==> flow/design.v <==
module Hq2x #(parameter LENGTH = 16, parameter HALF_DEPTH = 1, parameter DWIDTH = HALF_DEPTH ? 11 : 23)
(
	input             clk,
	input             ce_in,
	input  [DWIDTH:0] inputpixel,
	input             mono,
	input             disable_hq2x,
	input             reset_frame,
	input             reset_line,
	input             ce_out,
	input       [1:0] read_y,
	input             hblank,
	output [DWIDTH:0] outpixel
);
localparam AWIDTH = $clog2(LENGTH)-1;
localparam DWIDTH1 = DWIDTH+1;
function [5:0] hq_table;
	input [7:0] idx;
begin
	case (idx)
		8'd0: hq_table = 6'd19;
		8'd1: hq_table = 6'd19;
		8'd2: hq_table = 6'd26;
		8'd3: hq_table = 6'd11;
		8'd4: hq_table = 6'd19;
		8'd5: hq_table = 6'd19;
		8'd6: hq_table = 6'd26;
		8'd7: hq_table = 6'd11;
		8'd8: hq_table = 6'd23;
		8'd9: hq_table = 6'd15;
		8'd10: hq_table = 6'd47;
		8'd11: hq_table = 6'd35;
		8'd12: hq_table = 6'd23;
		8'd13: hq_table = 6'd15;
		8'd14: hq_table = 6'd55;
		8'd15: hq_table = 6'd39;
		8'd16: hq_table = 6'd19;
		8'd17: hq_table = 6'd19;
		8'd18: hq_table = 6'd26;
		8'd19: hq_table = 6'd58;
		8'd20: hq_table = 6'd19;
		8'd21: hq_table = 6'd19;
		8'd22: hq_table = 6'd26;
		8'd23: hq_table = 6'd58;
		8'd24: hq_table = 6'd23;
		8'd25: hq_table = 6'd15;
		8'd26: hq_table = 6'd35;
		8'd27: hq_table = 6'd35;
		8'd28: hq_table = 6'd23;
		8'd29: hq_table = 6'd15;
		8'd30: hq_table = 6'd7;
		8'd31: hq_table = 6'd35;
		8'd32: hq_table = 6'd19;
		8'd33: hq_table = 6'd19;
		8'd34: hq_table = 6'd26;
		8'd35: hq_table = 6'd11;
		8'd36: hq_table = 6'd19;
		8'd37: hq_table = 6'd19;
		8'd38: hq_table = 6'd26;
		8'd39: hq_table = 6'd11;
		8'd40: hq_table = 6'd23;
		8'd41: hq_table = 6'd15;
		8'd42: hq_table = 6'd55;
		8'd43: hq_table = 6'd39;
		8'd44: hq_table = 6'd23;
		8'd45: hq_table = 6'd15;
		8'd46: hq_table = 6'd51;
		8'd47: hq_table = 6'd43;
		8'd48: hq_table = 6'd19;
		8'd49: hq_table = 6'd19;
		8'd50: hq_table = 6'd26;
		8'd51: hq_table = 6'd58;
		8'd52: hq_table = 6'd19;
		8'd53: hq_table = 6'd19;
		8'd54: hq_table = 6'd26;
		8'd55: hq_table = 6'd58;
		8'd56: hq_table = 6'd23;
		8'd57: hq_table = 6'd15;
		8'd58: hq_table = 6'd51;
		8'd59: hq_table = 6'd35;
		8'd60: hq_table = 6'd23;
		8'd61: hq_table = 6'd15;
		8'd62: hq_table = 6'd7;
		8'd63: hq_table = 6'd43;
		8'd64: hq_table = 6'd19;
		8'd65: hq_table = 6'd19;
		8'd66: hq_table = 6'd26;
		8'd67: hq_table = 6'd11;
		8'd68: hq_table = 6'd19;
		8'd69: hq_table = 6'd19;
		8'd70: hq_table = 6'd26;
		8'd71: hq_table = 6'd11;
		8'd72: hq_table = 6'd23;
		8'd73: hq_table = 6'd61;
		8'd74: hq_table = 6'd35;
		8'd75: hq_table = 6'd35;
		8'd76: hq_table = 6'd23;
		8'd77: hq_table = 6'd61;
		8'd78: hq_table = 6'd51;
		8'd79: hq_table = 6'd35;
		8'd80: hq_table = 6'd19;
		8'd81: hq_table = 6'd19;
		8'd82: hq_table = 6'd26;
		8'd83: hq_table = 6'd11;
		8'd84: hq_table = 6'd19;
		8'd85: hq_table = 6'd19;
		8'd86: hq_table = 6'd26;
		8'd87: hq_table = 6'd11;
		8'd88: hq_table = 6'd23;
		8'd89: hq_table = 6'd15;
		8'd90: hq_table = 6'd51;
		8'd91: hq_table = 6'd35;
		8'd92: hq_table = 6'd23;
		8'd93: hq_table = 6'd15;
		8'd94: hq_table = 6'd51;
		8'd95: hq_table = 6'd35;
		8'd96: hq_table = 6'd19;
		8'd97: hq_table = 6'd19;
		8'd98: hq_table = 6'd26;
		8'd99: hq_table = 6'd11;
		8'd100: hq_table = 6'd19;
		8'd101: hq_table = 6'd19;
		8'd102: hq_table = 6'd26;
		8'd103: hq_table = 6'd11;
		8'd104: hq_table = 6'd23;
		8'd105: hq_table = 6'd61;
		8'd106: hq_table = 6'd7;
		8'd107: hq_table = 6'd35;
		8'd108: hq_table = 6'd23;
		8'd109: hq_table = 6'd61;
		8'd110: hq_table = 6'd7;
		8'd111: hq_table = 6'd43;
		8'd112: hq_table = 6'd19;
		8'd113: hq_table = 6'd19;
		8'd114: hq_table = 6'd26;
		8'd115: hq_table = 6'd11;
		8'd116: hq_table = 6'd19;
		8'd117: hq_table = 6'd19;
		8'd118: hq_table = 6'd26;
		8'd119: hq_table = 6'd58;
		8'd120: hq_table = 6'd23;
		8'd121: hq_table = 6'd15;
		8'd122: hq_table = 6'd51;
		8'd123: hq_table = 6'd35;
		8'd124: hq_table = 6'd23;
		8'd125: hq_table = 6'd61;
		8'd126: hq_table = 6'd7;
		8'd127: hq_table = 6'd43;
		8'd128: hq_table = 6'd19;
		8'd129: hq_table = 6'd19;
		8'd130: hq_table = 6'd26;
		8'd131: hq_table = 6'd11;
		8'd132: hq_table = 6'd19;
		8'd133: hq_table = 6'd19;
		8'd134: hq_table = 6'd26;
		8'd135: hq_table = 6'd11;
		8'd136: hq_table = 6'd23;
		8'd137: hq_table = 6'd15;
		8'd138: hq_table = 6'd47;
		8'd139: hq_table = 6'd35;
		8'd140: hq_table = 6'd23;
		8'd141: hq_table = 6'd15;
		8'd142: hq_table = 6'd55;
		8'd143: hq_table = 6'd39;
		8'd144: hq_table = 6'd19;
		8'd145: hq_table = 6'd19;
		8'd146: hq_table = 6'd26;
		8'd147: hq_table = 6'd11;
		8'd148: hq_table = 6'd19;
		8'd149: hq_table = 6'd19;
		8'd150: hq_table = 6'd26;
		8'd151: hq_table = 6'd11;
		8'd152: hq_table = 6'd23;
		8'd153: hq_table = 6'd15;
		8'd154: hq_table = 6'd51;
		8'd155: hq_table = 6'd35;
		8'd156: hq_table = 6'd23;
		8'd157: hq_table = 6'd15;
		8'd158: hq_table = 6'd51;
		8'd159: hq_table = 6'd35;
		8'd160: hq_table = 6'd19;
		8'd161: hq_table = 6'd19;
		8'd162: hq_table = 6'd26;
		8'd163: hq_table = 6'd11;
		8'd164: hq_table = 6'd19;
		8'd165: hq_table = 6'd19;
		8'd166: hq_table = 6'd26;
		8'd167: hq_table = 6'd11;
		8'd168: hq_table = 6'd23;
		8'd169: hq_table = 6'd15;
		8'd170: hq_table = 6'd55;
		8'd171: hq_table = 6'd39;
		8'd172: hq_table = 6'd23;
		8'd173: hq_table = 6'd15;
		8'd174: hq_table = 6'd51;
		8'd175: hq_table = 6'd43;
		8'd176: hq_table = 6'd19;
		8'd177: hq_table = 6'd19;
		8'd178: hq_table = 6'd26;
		8'd179: hq_table = 6'd11;
		8'd180: hq_table = 6'd19;
		8'd181: hq_table = 6'd19;
		8'd182: hq_table = 6'd26;
		8'd183: hq_table = 6'd11;
		8'd184: hq_table = 6'd23;
		8'd185: hq_table = 6'd15;
		8'd186: hq_table = 6'd51;
		8'd187: hq_table = 6'd39;
		8'd188: hq_table = 6'd23;
		8'd189: hq_table = 6'd15;
		8'd190: hq_table = 6'd7;
		8'd191: hq_table = 6'd43;
		8'd192: hq_table = 6'd19;
		8'd193: hq_table = 6'd19;
		8'd194: hq_table = 6'd26;
		8'd195: hq_table = 6'd11;
		8'd196: hq_table = 6'd19;
		8'd197: hq_table = 6'd19;
		8'd198: hq_table = 6'd26;
		8'd199: hq_table = 6'd11;
		8'd200: hq_table = 6'd23;
		8'd201: hq_table = 6'd15;
		8'd202: hq_table = 6'd51;
		8'd203: hq_table = 6'd35;
		8'd204: hq_table = 6'd23;
		8'd205: hq_table = 6'd15;
		8'd206: hq_table = 6'd51;
		8'd207: hq_table = 6'd39;
		8'd208: hq_table = 6'd19;
		8'd209: hq_table = 6'd19;
		8'd210: hq_table = 6'd26;
		8'd211: hq_table = 6'd11;
		8'd212: hq_table = 6'd19;
		8'd213: hq_table = 6'd19;
		8'd214: hq_table = 6'd26;
		8'd215: hq_table = 6'd11;
		8'd216: hq_table = 6'd23;
		8'd217: hq_table = 6'd15;
		8'd218: hq_table = 6'd51;
		8'd219: hq_table = 6'd35;
		8'd220: hq_table = 6'd23;
		8'd221: hq_table = 6'd15;
		8'd222: hq_table = 6'd7;
		8'd223: hq_table = 6'd35;
		8'd224: hq_table = 6'd19;
		8'd225: hq_table = 6'd19;
		8'd226: hq_table = 6'd26;
		8'd227: hq_table = 6'd11;
		8'd228: hq_table = 6'd19;
		8'd229: hq_table = 6'd19;
		8'd230: hq_table = 6'd26;
		8'd231: hq_table = 6'd11;
		8'd232: hq_table = 6'd23;
		8'd233: hq_table = 6'd15;
		8'd234: hq_table = 6'd51;
		8'd235: hq_table = 6'd35;
		8'd236: hq_table = 6'd23;
		8'd237: hq_table = 6'd15;
		8'd238: hq_table = 6'd7;
		8'd239: hq_table = 6'd43;
		8'd240: hq_table = 6'd19;
		8'd241: hq_table = 6'd19;
		8'd242: hq_table = 6'd26;
		8'd243: hq_table = 6'd11;
		8'd244: hq_table = 6'd19;
		8'd245: hq_table = 6'd19;
		8'd246: hq_table = 6'd26;
		8'd247: hq_table = 6'd11;
		8'd248: hq_table = 6'd23;
		8'd249: hq_table = 6'd15;
		8'd250: hq_table = 6'd7;
		8'd251: hq_table = 6'd35;
		8'd252: hq_table = 6'd23;
		8'd253: hq_table = 6'd15;
		8'd254: hq_table = 6'd7;
		8'd255: hq_table = 6'd43;
		default: hq_table = 6'd0;
	endcase
end
endfunction
wire [5:0] hqrule = hq_table(nextpatt);
reg [23:0] Prev0, Prev1, Prev2, Curr0, Curr1, Curr2, Next0, Next1, Next2;
reg [23:0] A, B, D, F, G, H;
reg  [7:0] pattern, nextpatt;
reg  [1:0] cyc;
reg  curbuf;
reg  prevbuf;
wire iobuf = !curbuf;
wire diff0, diff1;
DiffCheck diffcheck0(Curr1, (cyc == 0) ? Prev0 : (cyc == 1) ? Curr0 : (cyc == 2) ? Prev2 : Next1, diff0);
DiffCheck diffcheck1(Curr1, (cyc == 0) ? Prev1 : (cyc == 1) ? Next0 : (cyc == 2) ? Curr2 : Next2, diff1);
wire [7:0] new_pattern = {diff1, diff0, pattern[7:2]};
wire [23:0] X = (cyc == 0) ? A : (cyc == 1) ? Prev1 : (cyc == 2) ? Next1 : G;
wire [23:0] blend_result_pre;
Blend blender(clk, ce_in, disable_hq2x ? 6'd0 : hqrule, Curr0, X, B, D, F, H, blend_result_pre);
wire [DWIDTH:0] Curr20tmp;
wire     [23:0] Curr20 = HALF_DEPTH ? h2rgb(Curr20tmp) : Curr20tmp;
wire [DWIDTH:0] Curr21tmp;
wire     [23:0] Curr21 = HALF_DEPTH ? h2rgb(Curr21tmp) : Curr21tmp;
reg  [AWIDTH:0] wrin_addr2;
reg  [DWIDTH:0] wrpix;
reg             wrin_en;
function [23:0] h2rgb;
	input [11:0] v;
begin
	h2rgb = mono ? {v[7:0], v[7:0], v[7:0]} : {v[11:8],v[11:8],v[7:4],v[7:4],v[3:0],v[3:0]};
end
endfunction
function [11:0] rgb2h;
	input [23:0] v;
begin
	rgb2h = mono ? {4'b0000, v[23:20], v[19:16]} : {v[23:20], v[15:12], v[7:4]};
end
endfunction
hq2x_in #(.LENGTH(LENGTH), .DWIDTH(DWIDTH)) hq2x_in
(
	.clk(clk),
	.rdaddr(offs),
	.rdbuf0(prevbuf),
	.rdbuf1(curbuf),
	.q0(Curr20tmp),
	.q1(Curr21tmp),
	.wraddr(wrin_addr2),
	.wrbuf(iobuf),
	.data(wrpix),
	.wren(wrin_en)
);
reg     [AWIDTH+1:0] read_x;
reg     [AWIDTH+1:0] wrout_addr; 
reg                  wrout_en;
reg  [DWIDTH1*4-1:0] wrdata, wrdata_pre;
wire [DWIDTH1*4-1:0] outpixel_x4;
reg  [DWIDTH1*2-1:0] outpixel_x2;
assign outpixel = read_x[0] ? outpixel_x2[DWIDTH1*2-1:DWIDTH1] : outpixel_x2[DWIDTH:0];
hq2x_buf #(.NUMWORDS(LENGTH*2), .AWIDTH(AWIDTH+1), .DWIDTH(DWIDTH1*4-1)) hq2x_out
(
	.clock(clk),
	.rdaddress({read_x[AWIDTH+1:1],read_y[1]}),
	.q(outpixel_x4),
	.data(wrdata),
	.wraddress(wrout_addr),
	.wren(wrout_en)
);
always @(posedge clk) begin
	if(ce_out) begin
		if(read_x[0]) outpixel_x2 <= read_y[0] ? outpixel_x4[DWIDTH1*4-1:DWIDTH1*2] : outpixel_x4[DWIDTH1*2-1:0];
		if(~hblank & ~&read_x) read_x <= read_x + 1'd1;
		if(hblank) read_x <= 0;
	end
end
wire [DWIDTH:0] blend_result = HALF_DEPTH ? rgb2h(blend_result_pre) : blend_result_pre[DWIDTH:0];
reg [AWIDTH:0] offs;
reg old_reset_line;
reg old_reset_frame;
reg [3:0] wrdata_finished;
reg [AWIDTH+1:0] waddr;
always @(posedge clk) begin
	wrout_en <= 0;
	wrin_en  <= 0;
	if(ce_in) begin
		case(cyc)
			0: wrdata[DWIDTH:0]                   <= blend_result;
			1: wrdata[DWIDTH1+DWIDTH:DWIDTH1]     <= blend_result;
			2: wrdata[DWIDTH1*3+DWIDTH:DWIDTH1*3] <= blend_result;
			3: wrdata[DWIDTH1*2+DWIDTH:DWIDTH1*2] <= blend_result;
		endcase
		wrdata_finished <= wrdata_finished << 1;
		if(wrdata_finished[3]) begin
			wrout_en <= 1;
			wrout_addr <= waddr;
		end
		if(~&offs) begin
			if (cyc == 1) begin
				Prev2 <= Curr20;
				Curr2 <= Curr21;
				Next2 <= HALF_DEPTH ? h2rgb(inputpixel) : inputpixel;
				wrpix <= inputpixel;
				wrin_addr2 <= offs;
				wrin_en <= 1;
			end
			if(cyc==3) begin
				offs <= offs + 1'd1;
				waddr <= {offs, curbuf};
				wrdata_finished[0] <= 1;
			end
		end
		pattern <= new_pattern;
		if(cyc==3) begin
			nextpatt <= {new_pattern[7:6], new_pattern[3], new_pattern[5], new_pattern[2], new_pattern[4], new_pattern[1:0]};
			{A, G} <= {Prev0, Next0};
			{B, F, H, D} <= {Prev1, Curr2, Next1, Curr0};
			{Prev0, Prev1} <= {Prev1, Prev2};
			{Curr0, Curr1} <= {Curr1, Curr2};
			{Next0, Next1} <= {Next1, Next2};
		end else begin
			nextpatt <= {nextpatt[5], nextpatt[3], nextpatt[0], nextpatt[6], nextpatt[1], nextpatt[7], nextpatt[4], nextpatt[2]};
			{B, F, H, D} <= {F, H, D, B};
		end
		cyc <= cyc + 1'b1;
		if(old_reset_line && ~reset_line) begin
			old_reset_frame <= reset_frame;
			offs <= 0;
			cyc <= 0;
			curbuf <= ~curbuf;
			prevbuf <= curbuf;
			{Prev0, Prev1, Prev2, Curr0, Curr1, Curr2, Next0, Next1, Next2} <= '0;
			if(old_reset_frame & ~reset_frame) begin
				curbuf <= 0;
				prevbuf <= 0;
			end
		end
		old_reset_line  <= reset_line;
	end
end
endmodule
module hq2x_in #(parameter LENGTH = 16, parameter DWIDTH = 11, parameter AWIDTH = $clog2(LENGTH)-1)
(
	input            clk,
	input [AWIDTH:0] rdaddr,
	input            rdbuf0, rdbuf1,
	output[DWIDTH:0] q0,q1,
	input [AWIDTH:0] wraddr,
	input            wrbuf,
	input [DWIDTH:0] data,
	input            wren
);
wire  [DWIDTH:0] out0, out1;
assign q0 = rdbuf0 ? out1 : out0;
assign q1 = rdbuf1 ? out1 : out0;
hq2x_buf #(.NUMWORDS(LENGTH), .AWIDTH(AWIDTH), .DWIDTH(DWIDTH)) buf0(clk,data,rdaddr,wraddr,wren && (wrbuf == 0),out0);
hq2x_buf #(.NUMWORDS(LENGTH), .AWIDTH(AWIDTH), .DWIDTH(DWIDTH)) buf1(clk,data,rdaddr,wraddr,wren && (wrbuf == 1),out1);
endmodule
module hq2x_buf #(parameter NUMWORDS = 16, parameter AWIDTH = 3, parameter DWIDTH = 11)
(
	input                 clock,
	input      [DWIDTH:0] data,
	input      [AWIDTH:0] rdaddress,
	input      [AWIDTH:0] wraddress,
	input                 wren,
	output reg [DWIDTH:0] q
);
reg [DWIDTH:0] ram[0:NUMWORDS-1];
always_ff@(posedge clock) begin
	if(wren) ram[wraddress] <= data;
	q <= ram[rdaddress];
end
endmodule
module DiffCheck
(
	input [23:0] rgb1,
	input [23:0] rgb2,
	output       result
);
	wire [7:0] r = rgb1[7:1]   - rgb2[7:1];
	wire [7:0] g = rgb1[15:9]  - rgb2[15:9];
	wire [7:0] b = rgb1[23:17] - rgb2[23:17];
	wire [8:0] t = $signed(r) + $signed(b);
	wire [9:0] y = $signed(t) + $signed({g[7], g});
	wire [8:0] u = $signed(r) - $signed(b);
	wire [9:0] v = $signed({g, 1'b0}) - $signed(t);
	wire y_inside = (y < 10'h60 || y >= 10'h3a0);
	wire u_inside = (!u[8:4] || &u[8:4]);  
	wire v_inside = (v < 10'h18 || v >= 10'h3e8);
	assign result = !(y_inside && u_inside && v_inside);
endmodule
module Blend
(
	input         clk,
	input         clk_en,
	input   [5:0] rule,
	input  [23:0] E,
	input  [23:0] A,
	input  [23:0] B,
	input  [23:0] D,
	input  [23:0] F,
	input  [23:0] H,
	output reg [23:0] Result
);
	localparam BLEND1 = 7'b110_10_00;  
	localparam BLEND2 = 7'b100_10_10;  
	localparam BLEND3 = 7'b101_10_01;  
	localparam BLEND4 = 7'b110_01_01;  
	localparam BLEND5 = 7'b010_11_11;  
	localparam BLEND6 = 7'b111_00_00;  
	reg [23:0] a,b,d,e,h,f;
	reg  [3:0] bl_rule;
	reg  [1:0] df_rule;
	always @(posedge clk) if (clk_en) begin
		{bl_rule,df_rule} <= rule;
		a <= A; b <= B; d <= D; e <= E; f <= F; h <= H;
	end
	wire is_diff;
	DiffCheck diff_checker(df_rule[1] ? b : h, df_rule[0] ? d : f, is_diff);
	reg [23:0] i10,i20,i30;
	reg  [6:0] op0;
	always @(posedge clk) if (clk_en) begin
		i10 <= e;
		case({!is_diff, bl_rule})
		1,11,12,13,17: {op0, i20, i30} <= {BLEND1, a, 24'd0};
		      2,14,18: {op0, i20, i30} <= {BLEND1, d, 24'd0};
		      3,15,19: {op0, i20, i30} <= {BLEND1, b, 24'd0};
			4,20,24,27: {op0, i20, i30} <= {BLEND2, d, b};
			      5,21: {op0, i20, i30} <= {BLEND2, a, b};
			      6,22: {op0, i20, i30} <= {BLEND2, a, d};
		        25,29: {op0, i20, i30} <= {BLEND5, d, b};
			        26: {op0, i20, i30} <= {BLEND6, d, b};
			        28: {op0, i20, i30} <= {BLEND4, d, b};
			        30: {op0, i20, i30} <= {BLEND3, b, d};
			        31: {op0, i20, i30} <= {BLEND3, d, b};
		      default: {op0, i20, i30} <= {BLEND1, e, 24'd0}; 
		endcase
	end
	reg [23:0] i1,i2,i3;
	reg  [6:0] op;
	always @(posedge clk) if (clk_en) begin
		op <= op0; i1 <= i10; i2 <= i20; i3 <= i30;
	end
	function  [34:0] mul24x3;
		input  [23:0] op1;
		input   [2:0] op2;
	begin
		mul24x3 = 0;
		if(op2[0]) mul24x3 = mul24x3 + {op1[23:16], 4'b0000, op1[15:8], 4'b0000, op1[7:0]};
		if(op2[1]) mul24x3 = mul24x3 + {op1[23:16], 4'b0000, op1[15:8], 4'b0000, op1[7:0], 1'b0};
		if(op2[2]) mul24x3 = mul24x3 + {op1[23:16], 4'b0000, op1[15:8], 4'b0000, op1[7:0], 2'b00};
	end
	endfunction
	wire [35:0] res = {mul24x3(i1, op[6:4]), 1'b0} + mul24x3(i2, {op[3:2], !op[3:2]}) + mul24x3(i3, {op[1:0], !op[3:2]});
	always @(posedge clk) if (clk_en) Result <= {res[35:28],res[23:16],res[11:4]};
endmodule
# Tool chain data of Hq2x
# Module Hq2x before and after one edit of its RTL, step after step.
# "before" refers to lines of the RTL above, "after" to lines of the edited file.
# "diff": "after" minus "before" as printed here. "rel_change_pct": 100 x difference / "before".
# Library cell names are shortened.
# Not given: -
# setup
top_module	Hq2x
clock_port	clk
lib	sky130hd
pvt_corner	tt_025C_1v80

# The edit
# The edit as a unified diff against the file above.
# The edit is scripted: it alters the design's behaviour and was not made to optimise anything.
# begin of diff
@@ -1,3 +1,3 @@
-module Hq2x #(parameter LENGTH = 16, parameter HALF_DEPTH = 1, parameter DWIDTH = HALF_DEPTH ? 11 : 23)
+module Hq2x #(parameter LENGTH = 8, parameter HALF_DEPTH = 1, parameter DWIDTH = HALF_DEPTH ? 11 : 23)
 (
 	input             clk,
# end of diff

# Word level
# Source: Yosys, flattened and elaborated, memories not mapped. Widths are those after wreduce. Print and check cells do not count. Equal cells are merged and count once.
# Memory sizes are those after Yosys's memory passes, which may raise the word count (mostly to a power of two), join words into wider ones and drop unused or constant bits.
# op_classes
item	before	after	diff	rel_change_pct
n_addsub	32	32	0	0.00
equal	29	29	0	0.00
reduce_and_logical	57	57	0	0.00
n_logic	8	8	0	0.00
n_cmp	12	12	0	0.00
mux	63	63	0	0.00
# op_table
operator	before	after	diff	rel_change_pct
two-way mux 3 bit	0	4	4	-
two-way mux 4 bit	4	2	-2	-50.00
two-way mux 5 bit	2	0	-2	-100.00
AND reduction 3 bit	4	5	1	25.00
AND reduction 5 bit	4	3	-1	-25.00
adder 5 x 1 -> 5 bit (second input constant)	1	0	-1	-100.00
adder 3 x 1 -> 3 bit (second input constant)	0	1	1	-
two-way mux 24 bit	31	31	0	0.00
equality test 5 bit (second input constant)	14	14	0	0.00
logical AND 1 bit	9	9	0	0.00
logical OR 1 bit	9	9	0	0.00
AND reduction 2 bit	9	9	0	0.00
subtractor 7 x 7 -> 8 bit	9	9	0	0.00
>= comparator 10 bit (second input constant)	6	6	0	0.00
two-way mux 1 bit	6	6	0	0.00
two-way mux 12 bit	6	6	0	0.00
two-way mux 35 bit	6	6	0	0.00
NOT 1 bit	6	6	0	0.00
equality test 5 x 4 -> 1 bit (second input constant)	5	5	0	0.00
logical NOT 1 bit	4	4	0	0.00
adder 32 x 33 -> 34 bit	3	3	0	0.00
adder 35 x 34 -> 35 bit	3	3	0	0.00
adder 8 x 8 -> 9 bit	3	3	0	0.00
adder 9 x 8 -> 10 bit	3	3	0	0.00
equality test 5 x 3 -> 1 bit (second input constant)	3	3	0	0.00
logical NOT 5 bit	3	3	0	0.00
less-than comparator 10 x 5 -> 1 bit (second input constant)	3	3	0	0.00
less-than comparator 10 x 7 -> 1 bit (second input constant)	3	3	0	0.00
# The list need not be complete.
# word_totals
item	before	after	diff	rel_change_pct
ff_bits	821	816	-5	-0.61
rom_bits	1536	1536	0	0.00
elab_cells	257	257	0	0.00
ramBits	1920	960	-960	-50.00
n_memories	4	4	0	0.00
clocked_rd_ports_x_width	78	78	0	0.00
output_inout_bits	12	12	0	0.00
# mem_list
item	before	after
memory_list	256 x 6 bit 1R0W; hq2x_out.ram 32 x 48 bit 1R1W; hq2x_in.buf0.ram 16 x 12 bit 1R1W; hq2x_in.buf1.ram 16 x 12 bit 1R1W	256 x 6 bit 1R0W; hq2x_out.ram 16 x 48 bit 1R1W; hq2x_in.buf0.ram 8 x 12 bit 1R1W; hq2x_in.buf1.ram 8 x 12 bit 1R1W

# Depth
# Longest topological path by Yosys (ltp), each cell counted once; first at word level (registers and memories cut), then after technology mapping (sequential cells cut; the memories' decode and read muxes count).
# depth
item	before	after	diff	rel_change_pct
word_depth	13	13	0	0.00
ABC_AREA	0	0	-	-
mapped_depth	32	32	0	0.00

# Mapped cells and area
# The flow's flattened synthesis, as Yosys stat reports it; memories are mapped. The netlist is that of the ABC_AREA named above (0 if unset); the other value can give another one.
# by_type
cell_type	before	after	diff	rel_change_pct
edfxtp_1	2729	1764	-965	-35.36
mux4_2	600	288	-312	-52.00
clkbuf_1	261	178	-83	-31.80
nor2_1	315	250	-65	-20.63
o21ai_0	227	178	-49	-21.59
inv_1	276	239	-37	-13.41
a221o_1	0	32	32	-
mux2_2	270	243	-27	-10.00
a41oi_1	25	0	-25	-100.00
nand2_1	168	192	24	14.29
a22oi_1	27	3	-24	-88.89
and3_1	28	5	-23	-82.14
o2111ai_1	26	3	-23	-88.46
o21bai_1	73	89	16	21.92
and2_1	237	251	14	5.91
nand2b_1	49	35	-14	-28.57
buf_1	54	43	-11	-20.37
a21oi_1	316	309	-7	-2.22
# The list need not be complete.
# mapped
item	before	after	diff	rel_change_pct
buffers	324	227	-97	-29.94
seqArea_um2	83430.0	54452.2	-28977.8	-34.73
ff_cells	2803	1838	-965	-34.43
area_um2	121895.7	84264.6	-37631.1	-30.87
cells	6951	5354	-1597	-22.98
# The figures by module come from a second, unflattened synthesis with its own total; it is not the netlist above.
# hier_totals
item	before	after	diff	rel_change_pct
hier_cells	8209	5746	-2463	-30.00
hier_area_um2	125181.3	86849.5	-38331.8	-30.62
# Each row is one instance without its submodules.
# by_module_before
mod	instances	seq_area_um2	area_um2	cells
hq2x_buf	1	47085.2	60723.2	3365
Hq2x	1	14904.3	21882.2	1548
Blend	1	9969.6	20704.9	1758
hq2x_buf	2	6005.8	7599.8	329
DiffCheck	3	0.0	2097.0	284
hq2x_in	1	0.0	380.4	28
# by_module_after
mod	instances	seq_area_um2	area_um2	cells
hq2x_buf	1	24023.0	29694.7	1242
Hq2x	1	14754.2	21694.6	1528
Blend	1	9969.6	20813.7	1768
hq2x_buf	2	3123.0	3987.6	164
DiffCheck	3	0.0	2097.0	284
hq2x_in	1	0.0	380.4	28

# Worst setup path after synthesis
# OpenSTA on the mapped netlist: ideal clock, no wires. The path of least setup slack (recovery checks aside). Input and output delay are each 20% of the period. Register names are those of the netlist, which keeps one name where synthesis merged equal registers.
# synth_path
item	before	after	diff	rel_change_pct
path_type	in2reg	in2reg	-	-
startpoint	input port ce_in	input port ce_in	-	-
endpoint	register Curr0[0]	register Curr2[0]	-	-
path_stages	2	2	0	0.00
setup_ps	527	602	75	-
t_arrival_ps	6636	6769	133	2.00
setup_slack_ps	837	629	-208	-
in_delay_ps	1600	1600	0	0.00
t_first_pin_ps	1600	1600	0	0.00
period_ps	8000	8000	0	0.00
delay_ps	5563	5771	208	3.74
synth_period_reached_ps	7163	7371	208	2.90
# "delay_ps" is the arrival time less input delay plus setup time.
# "path_stages": output pins that drive a net of the path, with the launching flip-flop's if there is one; two outputs of one cell count as two.
# "synth_period_reached_ps" = period - worst setup slack (recovery checks aside). The figure is calculated, with input and output delays left at 20% of the set period.
# Between the ends stands the longest chain of elaborated cells between them, by number of cells; it is not shown to be the way that was timed. Of several equally long chains one is given.
# A line is the first line of the expression or statement that the cell stems from. Yosys adds cells for indexed reads and writes and turns some case tables into memories.
# synth_between_before
cell_sequence	and2_1 -> nand2b_1
elab_chain_len	1
# synth_rtl_before
item	line	source
from (decl)	4	input ce_in,
AND reduction 2 bit	-
to (decl)	282	reg [23:0] Prev0, Prev1, Prev2, Curr0, Curr1, Curr2, Next0, Next1, Next2;
# synth_between_after
cell_sequence	nand2_1 -> o21ai_0
elab_chain_len	1
# synth_rtl_after
item	line	source
from (decl)	4	input ce_in,
AND reduction 3 bit	-
to (assign)	375	Curr2 <= Curr21;
to (decl)	282	reg [23:0] Prev0, Prev1, Prev2, Curr0, Curr1, Curr2, Next0, Next1, Next2;

# Timing after layout
# Path of least setup slack in the final report of each run of pair A (OpenROAD, finished layout, wires in). Where an end is a register, its clock arrival counts in the times.
# The path's times are printed in steps of 10 ps; the period is the one set.
# layout_path
item	before	after	diff	rel_change_pct
path_type	reg2reg	reg2reg	-	-
startpoint	register blender.df_rule[0]	register blender.df_rule[0]	-	-
endpoint	register blender.i20[19]	register blender.i20[21]	-	-
path_stages	22	25	3	13.64
period_ps	8000	8000	0	0.00
setup_slack_ps	960	790	-170	-
setup_ps	170	250	80	-
t_arrival_ps	7720	7750	30	0.39
t_first_pin_ps	860	790	-70	-8.14
# Between the ends stands the longest chain of elaborated cells between them, by number of cells; it is not shown to be the way that was timed. Of several equally long chains one is given.
# layout_between_before
cell_sequence	edfxtp_1 -> buf_4 -> mux2i_1 -> fa_1 -> ha_1 -> a21o_1 -> a21oi_1 -> o21bai_1 -> a21oi_1 -> o21bai_1 -> a21oi_1 -> xor2_1 -> inv_1 -> ha_1 -> a2111oi_0 -> a21oi_1 -> o21ai_0 -> or4b_4 -> a221oi_4 -> and3_1 -> o21ai_0 -> o2111ai_1
elab_chain_len	11
# layout_rtl_before
item	line	source
from (decl)	487	reg [1:0] df_rule;
two-way mux 24 bit	493	DiffCheck diff_checker(df_rule[1] ? b : h, df_rule[0] ? d : f, is_diff);
subtractor 7 x 7 -> 8 bit	454	wire [7:0] r = rgb1[7:1] - rgb2[7:1];
adder 8 x 8 -> 9 bit	457	wire [8:0] t = $signed(r) + $signed(b);
adder 9 x 8 -> 10 bit	458	wire [9:0] y = $signed(t) + $signed({g[7], g});
less-than comparator 10 x 7 -> 1 bit	461	wire y_inside = (y < 10'h60 || y >= 10'h3a0);
logical OR 1 bit	461
logical AND 1 bit x2	464	assign result = !(y_inside && u_inside && v_inside);
equality test 5 x 2 -> 1 bit	498	case({!is_diff, bl_rule})
OR reduction 12 bit	-
case mux 24 bit (select 3 bit)	498
to (decl)	494	reg [23:0] i10,i20,i30;
# layout_between_after
cell_sequence	edfxtp_1 -> buf_4 -> mux2i_1 -> ha_1 -> a21o_1 -> a21o_1 -> a21oi_1 -> o21bai_1 -> xor2_1 -> ha_1 -> inv_1 -> o21bai_1 -> a21oi_1 -> xor2_1 -> ha_1 -> o21ai_0 -> nor2b_1 -> or3_1 -> a2111oi_0 -> a211oi_1 -> nor4_4 -> mux2i_1 -> buf_4 -> or2_1 -> a221o_1
elab_chain_len	11
# layout_rtl_after
item	line	source
from (decl)	487	reg [1:0] df_rule;
two-way mux 24 bit	493	DiffCheck diff_checker(df_rule[1] ? b : h, df_rule[0] ? d : f, is_diff);
subtractor 7 x 7 -> 8 bit	454	wire [7:0] r = rgb1[7:1] - rgb2[7:1];
adder 8 x 8 -> 9 bit	457	wire [8:0] t = $signed(r) + $signed(b);
adder 9 x 8 -> 10 bit	458	wire [9:0] y = $signed(t) + $signed({g[7], g});
less-than comparator 10 x 7 -> 1 bit	461	wire y_inside = (y < 10'h60 || y >= 10'h3a0);
logical OR 1 bit	461
logical AND 1 bit x2	464	assign result = !(y_inside && u_inside && v_inside);
equality test 5 x 2 -> 1 bit	498	case({!is_diff, bl_rule})
OR reduction 12 bit	-
case mux 24 bit (select 3 bit)	498
to (decl)	494	reg [23:0] i10,i20,i30;

# Measured runs
# Runs of the flow (Yosys, OpenROAD) on both versions; the two runs of a pair have the same settings. The constraints put input and output delay at 20% of the set period each and load the outputs with 0.01 pF.
# settings_pair_A
CORE_UTILIZATION	45
PLACE_DENSITY	0.6
period_ns	8.0
CAP_MARGIN	20
CORE_MARGIN	2
SLEW_MARGIN	20
# measured_pair_A
item	before	after	diff	rel_change_pct
synth_area_um2	121895.7	84264.6	-37631.1	-30.87
layout_utilization_frac	0.506	0.506	0.000	-
achievedPeriod_ps	7042	7207	165	2.34
fin_hold_ws_ps	403	410	7	-
timing.setup.ws_ps	958	793	-165	-
power_total_uw	38990	27934	-11056	-28.36
tns_ps	0	0	0	-
post_route_stdcell_area_um2	136661.0	94087.7	-42573.3	-31.15
die_area_um2	275058.0	190733.0	-84325.0	-30.66
# settings_pair_B
CELL_PAD_IN_SITES_DETAIL_PLACEMENT	1
CELL_PAD_IN_SITES_GLOBAL_PLACEMENT	3
CORE_ASPECT_RATIO	0.56
CORE_UTILIZATION	54
CTS_CLUSTER_DIAMETER	213
CTS_CLUSTER_SIZE	50
MIN_ROUTING_LAYER	met1
SETUP_SLACK_MARGIN	0.71
period_ns	9.31
CAP_MARGIN	20
CORE_MARGIN	2
SLEW_MARGIN	20
# measured_pair_B
item	before	after	diff	rel_change_pct
synth_area_um2	121895.7	84264.6	-37631.1	-30.87
layout_utilization_frac	0.573	0.572	-0.001	-
achievedPeriod_ps	7663	7824	161	2.10
fin_hold_ws_ps	402	410	8	-
timing.setup.ws_ps	1647	1486	-161	-
power_total_uw	27746	20126	-7620	-27.46
tns_ps	0	0	0	-
post_route_stdcell_area_um2	128438.0	88583.7	-39854.3	-31.03
die_area_um2	229708.0	159355.0	-70353.0	-30.63
# "achievedPeriod_ps" means the clock period less the worst setup slack. The figure is calculated, with input and output delays left at 20% of the set period.
# "power_total_uw" rests on the timing tool's default activity at the inputs, not on a simulated workload.
